==> flow/design.v <==
`timescale 1ns / 1ps
module reg_file(
	input clk,
	input write_en,
	input [3:0] wrData,
	input [15:0] DataIn,
	input [3:0] rdDataA,
	input [3:0] rdDataB,
	output reg [15:0] A,
	output reg [15:0] B);
	reg [15:0] reg1,  reg2,  reg3,  reg4;
   reg [15:0] reg5,  reg6,  reg7,  reg8;
   reg [15:0] reg9,  reg10, reg11, reg12;
   reg [15:0] reg13, reg14, reg15;
	always@(*)
	begin
		case (rdDataA)
		 0 : A = 0;
		 1 : A = reg1;
		 2 : A = reg2;
		 3 : A = reg3;
		 4 : A = reg4;
		 5 : A = reg5;
		 6 : A = reg6;
		 7 : A = reg7;
		 8 : A = reg8;
		 9 : A = reg9;
		 10 : A = reg10;
		 11 : A = reg11;
		 12 : A = reg12;
		 13 : A = reg13;
		 14 : A = reg14;
		 15 : A = reg15;
		endcase
		case (rdDataB)
		 0 : B = 0;
		 1 : B = reg1;
		 2 : B = reg2;
		 3 : B = reg3;
		 4 : B = reg4;
		 5 : B = reg5;
		 6 : B = reg6;
		 7 : B = reg7;
		 8 : B = reg8;
		 9 : B = reg9;
		 10 : B = reg10;
		 11 : B = reg11;
		 12 : B = reg12;
		 13 : B = reg13;
		 14 : B = reg14;
		 15 : B = reg15;
		endcase	
	end
	always@(posedge clk)
	begin
	   if (write_en)
			case (wrData)
				0 : begin end
				1 : reg1 <= DataIn;
				2 : reg2 <= DataIn;
				3 : reg3 <= DataIn;
				4 : reg4 <= DataIn;
				5 : reg5 <= DataIn;
				6 : reg6 <= DataIn;
				7 : reg7 <= DataIn;
				8 : reg8 <= DataIn;
				9 : reg9 <= DataIn;
			  10 : reg10 <= DataIn;
			  11 : reg11 <= DataIn;
			  12 : reg12 <= DataIn;
			  13 : reg13 <= DataIn;
			  14 : reg14 <= DataIn;
			  15 : reg15 <= DataIn;
			endcase
	end
endmodule
`timescale 1ns / 1ps
module Core(
	input             clk,
	input             rst,                        
	input      [15:0] mem_to_core_data,           
	output reg [15:0] core_to_mem_data,           
	output reg [23:0] core_to_mem_address,        
	output reg        core_to_mem_write_enable);  
	parameter ADD  = 4'b0000;
	parameter ADDI = 4'b0001;
	parameter SUB  = 4'b0010;
	parameter LW   = 4'b0011;
	parameter SW   = 4'b0100;
	parameter LUI  = 4'b0101;
	parameter CMP  = 4'b0110;
	parameter BR   = 4'b0111;
	parameter JMP  = 4'b1000;
	parameter SLL  = 4'b1001;
	parameter SLR  = 4'b1010;
	parameter AND  = 4'b1011;
	parameter NAND = 4'b1100;
	parameter OR   = 4'b1101;
	parameter NOT  = 4'b1110;
	parameter LLI  = 4'b1111;
	parameter FETCH   = 3'b000;
	parameter DECODE  = 3'b001;
	parameter EXECUTE = 3'b010;
	parameter LOAD1   = 3'b011;
	parameter LOAD2   = 3'b100;
	parameter STORE   = 3'b101;
	parameter BRANCH  = 3'b110;
	parameter JUMP    = 3'b111;
	reg        zero;                   
	reg        negative;               
	reg        addr_ext;               
	reg [2:0]  core_state;             
	reg [23:0] pc;                     
	reg [3:0]  opcode;
	reg [3:0]  offset;
	reg [3:0]  dest_index;
	reg [3:0]  branch_index;
	reg [7:0]  immediate;
	reg [15:0] reg_data1;
	reg [15:0] reg_data2;
	reg         write_enable;
	reg  [3:0]  read_index1;
	reg  [3:0]  read_index2;
	reg  [3:0]  write_index;
	reg  [15:0] write_data;
	wire [15:0] read_data1;
	wire [15:0] read_data2;
	reg_file _reg_file(
	 .clk      (clk), 
	 .rdDataA  (read_index1),
	 .rdDataB  (read_index2),
	 .write_en (write_enable),
	 .DataIn   (write_data),
	 .wrData   (write_index),
	 .A		  (read_data1),
	 .B		  (read_data2));
	always@(*)
	begin
	 read_index1  = 0;
	 read_index2  = 0;
	 write_data   = 0;
	 write_enable = 0;
	 write_index  = 0;
	 core_to_mem_address      = 0;
	 core_to_mem_data         = 0;
	 core_to_mem_write_enable = 0;
	 case (core_state)
	  FETCH:   core_to_mem_address = pc;
	  DECODE:  begin 
				   read_index1 = mem_to_core_data[11:8];  
				   read_index2 = mem_to_core_data[7:4];   
			     end
	  EXECUTE: begin 
	            write_index  = dest_index;
				   write_enable = 1;
				   if      (opcode == ADD)
				    write_data = reg_data1 + reg_data2;
				   else if (opcode == ADDI)
				    write_data = reg_data1 + immediate;
				   else if (opcode == SUB)
				    write_data = reg_data2 - reg_data1;						 
				   else if (opcode == SLL)
				    write_data = reg_data1 << offset;
				   else if (opcode == SLR)
				    write_data = reg_data1 >> offset;
				   else if (opcode == AND)
				    write_data = reg_data1 & reg_data2;
				   else if (opcode == NAND)
				    write_data = ~(reg_data1 & reg_data2);
				   else if (opcode == OR)
				    write_data = reg_data1 | reg_data2;
				   else if (opcode == NOT)
				    write_data = ~reg_data1;
				   else if (opcode == LUI)
				    write_data = {immediate, reg_data1[7:0]};
				   else if (opcode == LLI)
				    write_data = {reg_data1[15:8], immediate};
				   else if (opcode == CMP)
				    write_enable = 0;
				  end
	  LOAD1:   begin
					if (addr_ext == 0)
				    core_to_mem_address = pc;
					else
					 core_to_mem_address = {immediate, mem_to_core_data};
				  end
	  LOAD2:   begin
				   write_enable = 1;
				   write_index  = dest_index;
				   write_data   = mem_to_core_data;
				  end
	  STORE:   begin
					if (addr_ext == 0)
					 core_to_mem_address = pc;
					else
					 begin
					  core_to_mem_address      = {immediate,mem_to_core_data};
					  core_to_mem_data         = reg_data1;
				     core_to_mem_write_enable = 1;
					 end
				  end
	  BRANCH: begin 
					if (addr_ext == 0)
				    core_to_mem_address = pc;
					else
					 core_to_mem_address = core_to_mem_address;
				 end
	  JUMP:   begin 
			      if (addr_ext == 0)
				    core_to_mem_address = pc;
					else
					 core_to_mem_address = core_to_mem_address;
				 end
	 endcase
	end
	always@(posedge clk)
	 begin	
	 if (rst)
	  begin
	   core_state <= FETCH;
	   pc         <= 24'h3c8c;
	   addr_ext   <= 0;
	  end
	 else
	 case (core_state)
	  FETCH:   begin 
			      core_state <= DECODE;
			      pc         <= pc + 1'b1;
			     end
	  DECODE:  begin
				   opcode        = mem_to_core_data[15:12];
				   immediate    <= mem_to_core_data[7:0];
				   offset       <= mem_to_core_data[3:0];
				   reg_data1    <= read_data1;
				   reg_data2    <= read_data2;
					branch_index <= mem_to_core_data[11:8];
				   if (opcode == LW || opcode == LUI || opcode == LLI || opcode == ADDI)
				    dest_index <= mem_to_core_data[11:8];
				   else
				    dest_index <= mem_to_core_data[7:4];
				   if (opcode == ADD  ||
				       opcode == ADDI ||
				       opcode == SUB  ||
				       opcode == CMP  ||
				       opcode == SLL  ||
				       opcode == SLR  ||
				       opcode == AND  ||
				       opcode == NAND ||
				       opcode == OR   ||
				       opcode == LUI  ||
				       opcode == LLI  ||
				       opcode == NOT)
				    core_state <= EXECUTE;
				   else if (opcode == LW)
				    core_state <= LOAD1;
				   else if (opcode == SW)
				    core_state <= STORE;
				   else if (opcode == BR)
				    core_state <= BRANCH;
				   else if (opcode == JMP)
				    core_state <= JUMP;
				  end
	  EXECUTE: begin 
				   if (opcode == CMP) 
				    begin
					  zero <= reg_data1 == reg_data2;
					  if (reg_data1 < reg_data2)
					   negative <= 1;	
					  else
					   negative <= 0;
				    end
				   core_state <= FETCH;
				  end
	  LOAD1:   begin
				   if (addr_ext == 1)
				    begin 
				     core_state <= LOAD2;
			        addr_ext   <= 0;
				    end
				   else
				    addr_ext <= 1;
				  end
	  LOAD2:   begin
	            core_state <= FETCH;
					pc         <= pc + 1'b1;
	           end
	  STORE:   begin
				   if (addr_ext == 1)
					 begin
				     core_state <= FETCH;
					  pc         <= pc + 1'b1;
					  addr_ext   <= 0;
					 end
				   else
				    addr_ext <= 1;
				  end
	  BRANCH:  begin
					if (addr_ext == 1)
				    begin 
				     if      (branch_index == 4'b0000)  
				      if (zero)
				       pc <= {immediate, mem_to_core_data};
				      else
				       pc <= pc + 1'b1; 
				     else if (branch_index == 4'b0001)  
				      if (!zero)
				       pc <= {immediate, mem_to_core_data};	
				      else
				       pc <= pc + 1'b1; 					  
				     else if (branch_index == 4'b0010)  
				      if (negative)
				       pc <= {immediate, mem_to_core_data};	
				      else
				       pc <= pc + 1'b1;
				     else if (branch_index == 4'b0011)  
				      if (zero || negative)
				       pc <= {immediate, mem_to_core_data};	
				      else
				       pc <= pc + 1'b1;					  
				     else if (branch_index == 4'b0100)  
				      if (!negative && !zero)
				       pc <= {immediate, mem_to_core_data}; 
				      else
				       pc <= pc + 1'b1;
				     else if (branch_index == 4'b0101)  
				      if (!negative || zero)
				       pc <= {immediate, mem_to_core_data};
				      else
				       pc <= pc + 1'b1;  
				     core_state <= FETCH;
				     addr_ext   <= 0;
				    end
				   else
				    addr_ext <= 1;
				  end
	  JUMP:    begin
				   if (addr_ext == 1)
				    begin 
			        pc <= {immediate, mem_to_core_data};
				     core_state <= FETCH;
			        addr_ext <= 0;
				    end
				   else
				    addr_ext <= 1;
				  end	
	  endcase
	 end
endmodule
; ---- Step by step through the tools: Core
; Each step is given for the RTL above and for the edited RTL.
; Lines under "before" count in the file above, lines under "after" in the edited file.
; "change": "after" minus "before" as printed here. "change_rel_pct": 100 x difference / "before".
; Library cell names are shortened.
; Not given: -
[setup]
design = Core
clock_port = clk
cell_library = sky130hd
pvt_corner = tt_025C_1v80

; ---- Edit of the RTL
; Unified diff, file above to edited file.
; A script made this edit. It changes what the design does and was not meant as an optimisation.
; begin of diff
@@ -155,5 +155,5 @@
 				   write_enable = 1;
 				   if      (opcode == ADD)
-				    write_data = reg_data1 + reg_data2;
+				    write_data = reg_data1 ^ reg_data2;
 				   else if (opcode == ADDI)
 				    write_data = reg_data1 + immediate;
; end of diff

; ---- Elaborated design
; Yosys after proc, flatten, opt, wreduce and memory -nomap, before mapping. Memory bits, and registers merged into a memory's read port (data or address), are not among the register bits. Print and check cells are not counted.
[bits]
columns = element, before, after, change, change_rel_pct
row1 = in_bits, 18, 18, 0, 0.00
row2 = latch_bits, 0, 0, 0, -
row3 = regBits, 326, 326, 0, 0.00
row4 = clocked_rd_ports_x_width, 0, 0, 0, -
row5 = memories, 0, 0, 0, -
row6 = out_inout_bits, 41, 41, 0, 0.00
row7 = mem_bits_rw, 0, 0, 0, -
row8 = romBits, 0, 0, 0, -
[classes]
columns = element, before, after, change, change_rel_pct
row1 = shifts, 2, 2, 0, 0.00
row2 = logic, 6, 7, 1, 16.67
row3 = add_sub_neg, 4, 3, -1, -25.00
row4 = muxes, 65, 65, 0, 0.00
row5 = n_div, 0, 0, 0, -
row6 = reduce_and_logical, 58, 58, 0, 0.00
row7 = eq_ne, 90, 90, 0, 0.00
row8 = compare, 1, 1, 0, 0.00
row9 = mul, 0, 0, 0, -
[ops]
columns = cell, before, after, change, change_rel_pct
row1 = adder 16 bit, 1, 0, -1, -100.00
row2 = bitwise XOR 16 bit, 0, 1, 1, -
row3 = equality test 4 bit with constant B, 39, 39, 0, 0.00
row4 = equality test 4 x 3 -> 1 bit with constant B, 20, 20, 0, 0.00
row5 = AND reduction 2 bit, 17, 17, 0, 0.00
row6 = logical OR 1 bit, 16, 16, 0, 0.00
row7 = 2-to-1 mux 1 bit, 16, 16, 0, 0.00
row8 = 2-to-1 mux 24 bit, 16, 16, 0, 0.00
row9 = 2-to-1 mux 16 bit, 12, 12, 0, 0.00
row10 = equality test 4 x 2 -> 1 bit with constant B, 11, 11, 0, 0.00
row11 = 2-to-1 mux 3 bit, 7, 7, 0, 0.00
row12 = equality test 4 x 1 -> 1 bit with constant B, 6, 6, 0, 0.00
row13 = zero test 4 bit, 5, 5, 0, 0.00
row14 = equality test 3 bit with constant B, 4, 4, 0, 0.00
row15 = OR reduction 2 bit, 4, 4, 0, 0.00
row16 = != test 2 bit with constant B, 3, 3, 0, 0.00
row17 = parallel mux 4 bit (select 2 bit), 3, 3, 0, 0.00
row18 = equality test 3 x 2 -> 1 bit with constant B, 2, 2, 0, 0.00
row19 = zero test 1 bit, 2, 2, 0, 0.00
row20 = 2-to-1 mux 4 bit, 2, 2, 0, 0.00
row21 = NOT 1 bit, 2, 2, 0, 0.00
row22 = NOT 16 bit, 2, 2, 0, 0.00
row23 = parallel mux 16 bit (select 16 bit), 2, 2, 0, 0.00
row24 = parallel mux 24 bit (select 4 bit), 2, 2, 0, 0.00
row25 = AND reduction 4 bit, 2, 2, 0, 0.00
row26 = nonzero test 4 bit, 2, 2, 0, 0.00
row27 = OR reduction 3 bit, 2, 2, 0, 0.00
row28 = OR reduction 7 bit, 2, 2, 0, 0.00
; Not every row of either side is listed.

; ---- Logic depth
; Depth = most cells in a row (Yosys ltp): at word level without a register or memory, in the mapped netlist without a sequential cell, where the memories' decode and read muxes count.
[logic_depth]
columns = element, before, after, change, change_rel_pct
row1 = ltp_word, 15, 15, 0, 0.00
row2 = ABC_AREA, 0, 0, -, -
row3 = ltp_mapped, 11, 12, 1, 9.09

; ---- Synthesis result
; Source: synth_stat.txt of the flow (Yosys; design flattened, memories mapped). It holds for the ABC_AREA given above (unset counts as 0); a run with the other value may have another netlist.
[types]
columns = cell_type, before, after, change, change_rel_pct
row1 = mux2i_1, 24, 65, 41, 170.83
row2 = o21ai_0, 135, 99, -36, -26.67
row3 = a21oi_1, 105, 138, 33, 31.43
row4 = nor2_1, 166, 187, 21, 12.65
row5 = nor3_2, 22, 4, -18, -81.82
row6 = nand2_1, 159, 142, -17, -10.69
row7 = a22o_1, 32, 49, 17, 53.12
row8 = clkbuf_1, 97, 112, 15, 15.46
row9 = a22oi_1, 77, 91, 14, 18.18
row10 = a221oi_1, 63, 50, -13, -20.63
row11 = nand4_1, 32, 19, -13, -40.62
row12 = nand3_1, 78, 68, -10, -12.82
row13 = o22ai_1, 26, 35, 9, 34.62
row14 = xor2_1, 19, 10, -9, -47.37
row15 = a31oi_1, 21, 29, 8, 38.10
row16 = o21a_1, 13, 5, -8, -61.54
row17 = and4_1, 9, 1, -8, -88.89
row18 = nor3_1, 57, 64, 7, 12.28
; Not every row of either side is listed.
[mapped]
columns = element, before, after, change, change_rel_pct
row1 = buffers, 166, 172, 6, 3.61
row2 = flip_flops, 327, 327, 0, 0.00
row3 = area_um2, 21257.9, 21230.4, -27.5, -0.13
row4 = cell_count, 2116, 2144, 28, 1.32
; By module: a second synthesis without flattening, with its own total; a netlist apart from the flattened one above.
[hier_totals]
columns = element, before, after, change, change_rel_pct
row1 = hier_cells, 2144, 2087, -57, -2.66
row2 = area_unflattened_um2, 21759.6, 21410.5, -349.1, -1.60
; Each row is one instance without its submodules.
[modules_before]
columns = mod, mod_area_um2, n_cells, instances
row1 = reg_file, 11512.3, 827, 1
row2 = Core, 10247.3, 1317, 1
[modules_after]
columns = mod, mod_area_um2, n_cells, instances
row1 = reg_file, 11512.3, 827, 1
row2 = Core, 9898.2, 1260, 1

; ---- Timing after synthesis
; Source: OpenSTA report_checks on the synthesized netlist (no wires, ideal clock, input and output delay 20% of the period each), path of least setup slack; recovery checks are left aside. Register names are those of the netlist, which keeps one name where synthesis merged equal registers.
[synth_timing]
columns = element, before, after, change, change_rel_pct
row1 = path_type, in2out, in2reg, -, -
row2 = startpoint, in mem_to_core_data[8], in rst, -, -
row3 = endpoint, out core_to_mem_address[8], reg core_state, -, -
row4 = path_slack_ps, 3153, 2759, -394, -
row5 = tclk_ps, 7000, 7000, 0, 0.00
row6 = driving_pins, 4, 3, -1, -25.00
row7 = path_delay_ps, 1047, 2841, 1794, 171.35
row8 = output_delay_ps, 1400, -, -, -
row9 = arrival_time_ps, 2447, 4180, 1733, 70.82
row10 = launch_ps, 1400, 1400, 0, 0.00
row11 = setup_time_ps, -, 61, -, -
row12 = period_less_setup_slack_ps, 3847, 4241, 394, 10.24
; "path_delay_ps" = arrival - input delay + setup time.
; A path that ends at an output port has no setup time.
; "driving_pins": output pins that drive a net of the path, with the launching flip-flop's if there is one; two outputs of one cell count as two.
; "period_less_setup_slack_ps" is the clock period less the worst setup slack; recovery checks do not enter. This is arithmetic on one report: input and output delays are still those of the set period (20% each).
; Where an end lacks its bit number, it is one bit of the signal, or one of the new flip-flops if synthesis recoded a state register.
; Between the ends stands the longest chain of elaborated cells between them, by number of cells; it is not shown to be the way that was timed. Of several equally long chains one is given.
; A line is the first line of the expression or statement that the cell stems from. Yosys adds cells for indexed reads and writes and turns some case tables into memories.
; At most two assigning lines are given for a register; there are more.
[synth_via_before]
path_cell_list = buf_1 -> clkbuf_1 -> o21ai_0 -> a21oi_1
elab_chain_cells = 2
cone_cells = 2
cone_classes = mux: 2
[synth_lines_before]
columns = element, line_no
row1 = from (decl), 81  ; input [15:0] mem_to_core_data,
row2 = 2-to-1 mux 24 bit, 182  ; if (addr_ext == 0)
row3 = parallel mux 24 bit (select 4 bit), 147  ; case (core_state)
row4 = to (decl), 83  ; output reg [23:0] core_to_mem_address,
[synth_via_after]
path_cell_list = nor2b_1 -> and3b_1 -> a32o_1
[synth_lines_after]
columns = element, line_no
row1 = from (decl), 80  ; input rst,
row2 = to (assign), 220  ; core_state <= FETCH;
row3 = to (assign), 227  ; core_state <= DECODE;
row4 = to (decl), 112  ; reg [2:0] core_state;
; after: No chain of elaborated cells between the ends is given.

; ---- Timing after layout
; Path of least setup slack in the final report of the runs of set A (OpenROAD, finished layout, wires in). Where an end is a register, its clock arrival counts in the times.
; The report prints the path's times to 10 ps; the period is as set.
[layout_timing]
columns = element, before, after, change, change_rel_pct
row1 = path_type, reg2out, reg2out, -, -
row2 = startpoint, reg core_state, reg core_state, -, -
row3 = endpoint, out core_to_mem_address[21], out core_to_mem_address[20], -, -
row4 = tclk_ps, 5410, 5410, 0, 0.00
row5 = launch_ps, 570, 570, 0, 0.00
row6 = path_slack_ps, 490, 910, 420, -
row7 = arrival_time_ps, 3840, 3420, -420, -10.94
row8 = driving_pins, 9, 6, -3, -33.33
row9 = output_delay_ps, 1080, 1080, 0, 0.00
; Where an end lacks its bit number, it is one bit of the signal, or one of the new flip-flops if synthesis recoded a state register.
; Between the ends stands the longest chain of elaborated cells between them, by number of cells; it is not shown to be the way that was timed. Of several equally long chains one is given.
; At most two assigning lines are given for a register; there are more.
[layout_via_before]
path_cell_list = dfxtp_1 -> buf_4 -> or2_2 -> nor3_1 -> nand2_1 -> nand2_1 -> o21ai_0 -> a21oi_1 -> clkdlybuf4s50_1
elab_chain_cells = 3
cone_cells = 12
cone_classes = eq/ne: 7; mux: 1; reduce/logical: 4
[layout_lines_before]
columns = element, line_no
row1 = from (decl), 112  ; reg [2:0] core_state;
row2 = from (assign), 220  ; core_state <= FETCH;
row3 = from (assign), 227  ; core_state <= DECODE;
row4 = equality test 3 bit, 147  ; case (core_state)
row5 = OR reduction 2 bit, -
row6 = parallel mux 24 bit (select 4 bit), 147
row7 = to (decl), 83  ; output reg [23:0] core_to_mem_address,
[layout_via_after]
path_cell_list = dfxtp_1 -> or2_2 -> o41ai_4 -> buf_4 -> a22o_1 -> clkdlybuf4s50_1
elab_chain_cells = 3
cone_cells = 12
cone_classes = eq/ne: 7; mux: 1; reduce/logical: 4
[layout_lines_after]
columns = element, line_no
row1 = from (decl), 112  ; reg [2:0] core_state;
row2 = from (assign), 220  ; core_state <= FETCH;
row3 = from (assign), 227  ; core_state <= DECODE;
row4 = equality test 3 bit, 147  ; case (core_state)
row5 = OR reduction 2 bit, -
row6 = parallel mux 24 bit (select 4 bit), 147
row7 = to (decl), 83  ; output reg [23:0] core_to_mem_address,

; ---- Measured runs
; Runs of the flow (Yosys, OpenROAD) on both versions; the two runs of a pair have the same settings. The constraints put input and output delay at 20% of the set period each and load the outputs with 0.01 pF.
[flow_settings_set_A]
CORE_UTILIZATION = 40
period_ns = 5.41
CAP_MARGIN = 20
CORE_MARGIN = 2
SLEW_MARGIN = 20
[results_set_A]
columns = element, before, after, change, change_rel_pct
row1 = worst_setup_slack_ps, 486, 907, 421, -
row2 = cell_area_final_um2, 24034.3, 24129.4, 95.1, 0.40
row3 = total_die_area_um2, 55004.3, 54934.0, -70.3, -0.13
row4 = power_w, 0.006469, 0.006384, -0.000085, -1.31
row5 = synthArea_um2, 21257.9, 21230.4, -27.5, -0.13
[flow_settings_set_B]
CAP_MARGIN = 20
CELL_PAD_IN_SITES_GLOBAL_PLACEMENT = 0
CORE_UTILIZATION = 38
CTS_CLUSTER_SIZE = 71
MIN_ROUTING_LAYER = met1
PLACE_DENSITY = 0.78
SLEW_MARGIN = 30
period_ns = 5.14
CORE_MARGIN = 2
[results_set_B]
columns = element, before, after, change, change_rel_pct
row1 = worst_setup_slack_ps, 627, 774, 147, -
row2 = cell_area_final_um2, 24253.3, 24207.0, -46.3, -0.19
row3 = total_die_area_um2, 57849.9, 57775.3, -74.6, -0.13
row4 = power_w, 0.006781, 0.006773, -0.000008, -0.12
row5 = synthArea_um2, 21257.9, 21230.4, -27.5, -0.13
; "power_w" is the tool's figure for a default switching activity; nothing was simulated.
